==> flow/design.v <==
module cpu_design (reset, clock, write_read, M_address, M_data_in, M_data_out,overflow,status);
input reset,clock;
input[7:0] M_data_in;
output reg write_read,overflow;
output reg [7:0] M_data_out;
output reg[11:0] M_address;
reg[15:0] IR;
reg[7:0] MDR;
reg[11:0] MAR,PC;
reg [7:0]R0;
reg [7:0]R1;
reg [7:0]R2;
reg [7:0]R3;
reg [7:0]A;
reg [8:0]F;
output reg[2:0] status;
parameter idle=4'b0000, load=4'b0001, move=4'b0010, add=4'b0011, sub=4'b0100, AND=4'b0101;
parameter OR=4'b0110, XOR=4'b0111, shrp=4'b1000, shlp=4'b1001, swap=4'b1010, jmp=4'b1011;
parameter jz=4'b1100, read=4'b1101, write=4'b1110, stop=4'b1111; 
always@(*)  
begin
	if((reset==1)&&(status==3)&&(IR[15:12]==write)) 
		write_read=1'b1; 
	else
		write_read=1'b0; 
	M_address=MAR;
	M_data_out=MDR;
	overflow=F[8]^F[7];
 end
always @(negedge clock or negedge reset) 
begin
	if(reset==1'b0)
	begin
		MAR<=12'b000000000000;
		status<=3'b000; 
	end
	else  
		case (status)
			3'b000: begin
						status<=3'b001;
						MAR<=PC;
						case(IR[9:8])
							2'b00: A<=R0;
							2'b01: A<=R1;
							2'b10: A<=R2;
							2'b11: A<=R3;
						endcase
					end
			3'b001: begin
						if(IR[15:12]==stop)status<=1;
						else if (IR[15:12]==swap|| (IR[15:12]==jmp)|| IR[15:12]==jz || IR[15:12]==read || IR[15:12]==write) 
							status<=3'b010;
						else
							status<=3'b000;
					end
			3'b010:begin 
						if(IR[15:12]==swap)
							status <= 3'b000;
						else if ((IR[15:12]==jmp)||(IR[15:12]==read)||(IR[15:12]==write))
						begin
							MAR <= IR[11:0];
							status <= 3'b011;
						end
						else if((IR[15:12]==jz)&& (R0[7:0] == 8'b0000_0000)) 
						begin
							MAR <= IR[11:0];
							status <= 3'b011;
						end
						else
						begin
							MAR <= PC;
							status <= 3'b011;
						end
					end
			3'b011:begin
						if((IR[15:12]==write) || (IR[15:12]==read))
						begin
							MAR<=PC;
							status<=3'b100;
						end
						else
							status<=3'b000;
					 end
			3'b100:begin
						status<=3'b000;
					 end
			default:status<=3'b000;
		endcase
end
always@(posedge clock or negedge reset) 
begin
	if(reset==1'b0) 
	begin
		IR<=16'h0000;
		PC<=12'b000000000000;
		MDR<=8'b00000000;
		R0<=8'b00000000;
		R1<=8'b00000000;
		R2<=8'b00000000;
		F=9'b000000000;
		R3<=8'b00000000; 
	end
	else
	begin
		case (status)
			3'b000: begin
						IR[15:8]<=M_data_in;
						IR[7:0]<=8'b00000000; 
						PC<=PC+12'b000000000001; 
					end  
			3'b001: begin  
						case(IR[15:12]) 
							load: R0<={4'b0000,IR[11:8]}; 
							swap:begin
									case(IR[11:10])
										2'b00:begin
													case(IR[9:8])
														2'b00:R0<=R0;
														2'b01:R1<=R0;
														2'b10:R2<=R0;
														2'b11:R3<=R0;
													endcase
												end
										2'b01:begin
													case(IR[9:8])
														2'b00:R0<=R1;
														2'b01:R1<=R1;
														2'b10:R2<=R1;
														2'b11:R3<=R1;
													endcase
												end
										2'b10:begin
													case(IR[9:8])
														2'b00:R0<=R2;
														2'b01:R1<=R2;
														2'b10:R2<=R2;
														2'b11:R3<=R2;
													endcase
												end
										2'b11:begin
													case(IR[9:8])
														2'b00:R0<=R3;
														2'b01:R1<=R3;
														2'b10:R2<=R3;
														2'b11:R3<=R3;
													endcase
												end
									endcase
								  end
							shlp:begin 
									case(IR[11:10]) 
										2'b00:R0<=R0<<1;
										2'b01:R1<=R1<<1;
										2'b10:R2<=R2<<1;
										2'b11:R3<=R3<<1;
									endcase
								  end
							shrp:begin
									case(IR[11:10]) 
										2'b00:R0<=R0>>1;
										2'b01:R1<=R1>>1;
										2'b10:R2<=R2>>1;
										2'b11:R3<=R3>>1;
									endcase
								  end
							add:begin
									case(IR[11:10])
										2'b00:begin
													F=A+R0;
													R0<=F[7:0];
												end
										2'b01:begin
													F=A+R1;
													R1<=F[7:0];
												end
										2'b10:begin
													F=A+R2;
													R2<=F[7:0];
												end
										2'b11:begin
													F=A+R3;
													R3<=F[7:0];
												end
									endcase
								 end
							sub:begin
									case(IR[11:10])
										2'b00:begin
													F=R0-A;
													R0<=F[7:0];
												end
										2'b01:begin
													F=R1-A;
													R1<=F[7:0];
												end
										2'b10:begin
													F=R2-A;
													R2<=F[7:0];
												end
										2'b11:begin
													F=R3-A;
													R3<=F[7:0];
												end
									endcase
								 end
							move:begin
										case(IR[11:10])
											2'b00:R0<=A;
											2'b01:R1<=A;
											2'b10:R2<=A;
											2'b11:R3<=A;
										endcase
								  end
							AND:begin
									case(IR[11:10])
										2'b00:R0=R0 & A;
										2'b01:R1=R1 & A;
										2'b10:R2=R2 & A;
										2'b11:R3=R3 & A;
									endcase
								 end
							OR:begin
									case(IR[11:10])
										2'b00:R0=R0 | A;
										2'b01:R1=R1 | A;
										2'b10:R2=R2 | A;
										2'b11:R3=R3 | A;
									endcase
								end
							XOR:begin
									case(IR[11:10])
										2'b00:R0=R0 ^ A;
										2'b01:R1=R1 ^ A;
										2'b10:R2=R2 ^ A;
										2'b11:R3=R3 ^ A;
									endcase
								 end
							default:;
						endcase
					end 
			3'b010:begin
						case(IR[15:12])
							swap:begin
									case(IR[11:10])
										2'b00:R0<=A;
										2'b01:R1<=A;
										2'b10:R2<=A;
										2'b11:R3<=A;
									endcase
								  end
							read:begin
									IR[7:0]<=M_data_in;
									PC<=PC+12'b000000000001;
								  end
							write:begin
										IR[7:0]<=M_data_in;
										PC<=PC+12'b000000000001;
										MDR<=R0;
									end
							jmp:begin
									IR[7:0]<=M_data_in;
									PC<=PC+12'b000000000001;
								 end
							jz:begin
									IR[7:0]<=M_data_in;
									PC<=PC+12'b000000000001;
								end
						endcase
					 end
			3'b011:begin
						case(IR[15:12])
							jmp:begin
										PC<=IR[11:0];
									end
							jz:begin
									if(R0==8'b00000000)
										PC<=IR[11:0];
								end
							read:begin
									R0<=M_data_in;
								end
							default:;
						endcase
					 end
			3'b100:begin
					 end
			default:; 
		endcase
	end
end 
endmodule
# From RTL to reports: cpu_design
# Each step is given for the RTL above and for the edited RTL.
# "orig" refers to lines of the RTL above, "edited" to lines of the edited file.
# "change" is "edited" less "orig", of the values as shown.
# Cell names lack the library's common part.
# Not given: --
# setup
top,cpu_design
clk_port,clock
library,sky130hd
corner,tt_025C_1v80

# Edit of the RTL
# Unified diff, file above to edited file.
# The edited RTL no longer does the same as the RTL above: the edit was made by script, with no optimisation intended.
# begin of diff
@@ -274,5 +274,4 @@
 									end
 							jz:begin
-									if(R0==8'b00000000)
 										PC<=IR[11:0];
 								end
# end of diff

# Word-level counts
# Source: Yosys, flattened and elaborated, memories not mapped. Widths are those after wreduce. Registers that Yosys merges into a memory's read port (data or address) are not register bits. Print and check cells do not count. Equal cells are merged and count once.
# op_classes
item,orig,edited,change
muxes,82,81,-1
add_sub_neg,9,9,0
n_reduce_logical,34,35,1
equal,77,76,-1
logic,13,13,0
# ops
op,orig,edited,change
inequality test 3 bit (second input constant),30,28,-2
inequality test 2 bit (second input constant),5,6,1
case mux 12 bit (select 2 bit),1,0,-1
AND reduction 3 bit,1,2,1
AND reduction 4 bit,1,0,-1
OR reduction 2 bit,0,1,1
# Unchanged operator kinds not shown: 45.
# word_totals
item,orig,edited,change
in_bits,10,10,0
register_bits,100,100,0
output_inout_bits,25,25,0

# Depth
# Depth = most cells in a row (Yosys ltp): at word level without a register or memory, in the mapped netlist without a sequential cell, where the memories' decode and read muxes count.
# depth
item,orig,edited,change
ltp_word,8,8,0
ABC_AREA,0,0,--
depth_mapped,11,11,0
mapped_depth_nobuf,11,11,0

# Mapped cells and area
# Source: synth_stat.txt of the flow (Yosys; design flattened, memories mapped). It holds for the ABC_AREA given above (unset counts as 0); a run with the other value may have another netlist.
# by_type
cell,orig,edited,change
nor2_1,99,80,-19
a21oi_1,140,126,-14
o21ai_0,90,102,12
buf_2,35,44,9
nand3_1,32,23,-9
a22oi_1,18,27,9
nor3_1,28,36,8
a22o_1,12,20,8
o21a_1,1,8,7
o211ai_1,10,16,6
inv_1,73,78,5
o22ai_1,35,40,5
xnor2_1,13,18,5
o32ai_1,11,6,-5
xor2_1,11,6,-5
or4_1,7,2,-5
a31oi_1,17,21,4
buf_1,8,4,-4
# Unchanged cell types not shown: 21.
# Not every row of either side is listed.
# mapped
item,orig,edited,change
cell_count,1375,1392,17
ffs,93,93,0
synth_area_um2,10887.9,11066.9,179.0
n_buf,110,116,6

# Layout results
# Runs of the flow (Yosys, OpenROAD) on both versions; the two runs of a pair have the same settings. The constraints put input and output delay at 20% of the set period each and load the outputs with 0.01 pF.
# settings_pair_A
CORE_UTILIZATION,40
period_ns,8.0
CAP_MARGIN,20
CORE_MARGIN,2
SLEW_MARGIN,20
# results_pair_A
item,orig,edited,change
setup_tns_ns,0.000,0.000,0.000
worst_hold_slack_ns,0.424,0.423,-0.001
final_setup_ws_ns,0.343,0.598,0.255
die_um2,28555.9,29014.0,458.1
post_synth_area_um2,10887.9,11066.9,179.0
utilization_pct,44.2,44.5,0.3
stdcell_area_um2,11868.9,12029.0,160.1
# settings_pair_B
CELL_PAD_IN_SITES_GLOBAL_PLACEMENT,3
CORE_UTILIZATION,24
CTS_CLUSTER_DIAMETER,155
GPL_ROUTABILITY_DRIVEN,0
GPL_TIMING_DRIVEN,1
MAX_ROUTING_LAYER,met4
PLACE_DENSITY_LB_ADDON,0.17
period_ns,8.06
CAP_MARGIN,20
CORE_MARGIN,2
SLEW_MARGIN,20
# results_pair_B
item,orig,edited,change
setup_tns_ns,0.000,0.000,0.000
worst_hold_slack_ns,0.423,0.420,-0.003
final_setup_ws_ns,0.293,0.618,0.325
die_um2,47086.8,47845.0,758.2
post_synth_area_um2,10887.9,11066.9,179.0
utilization_pct,27.2,27.5,0.3
stdcell_area_um2,12283.0,12498.2,215.2
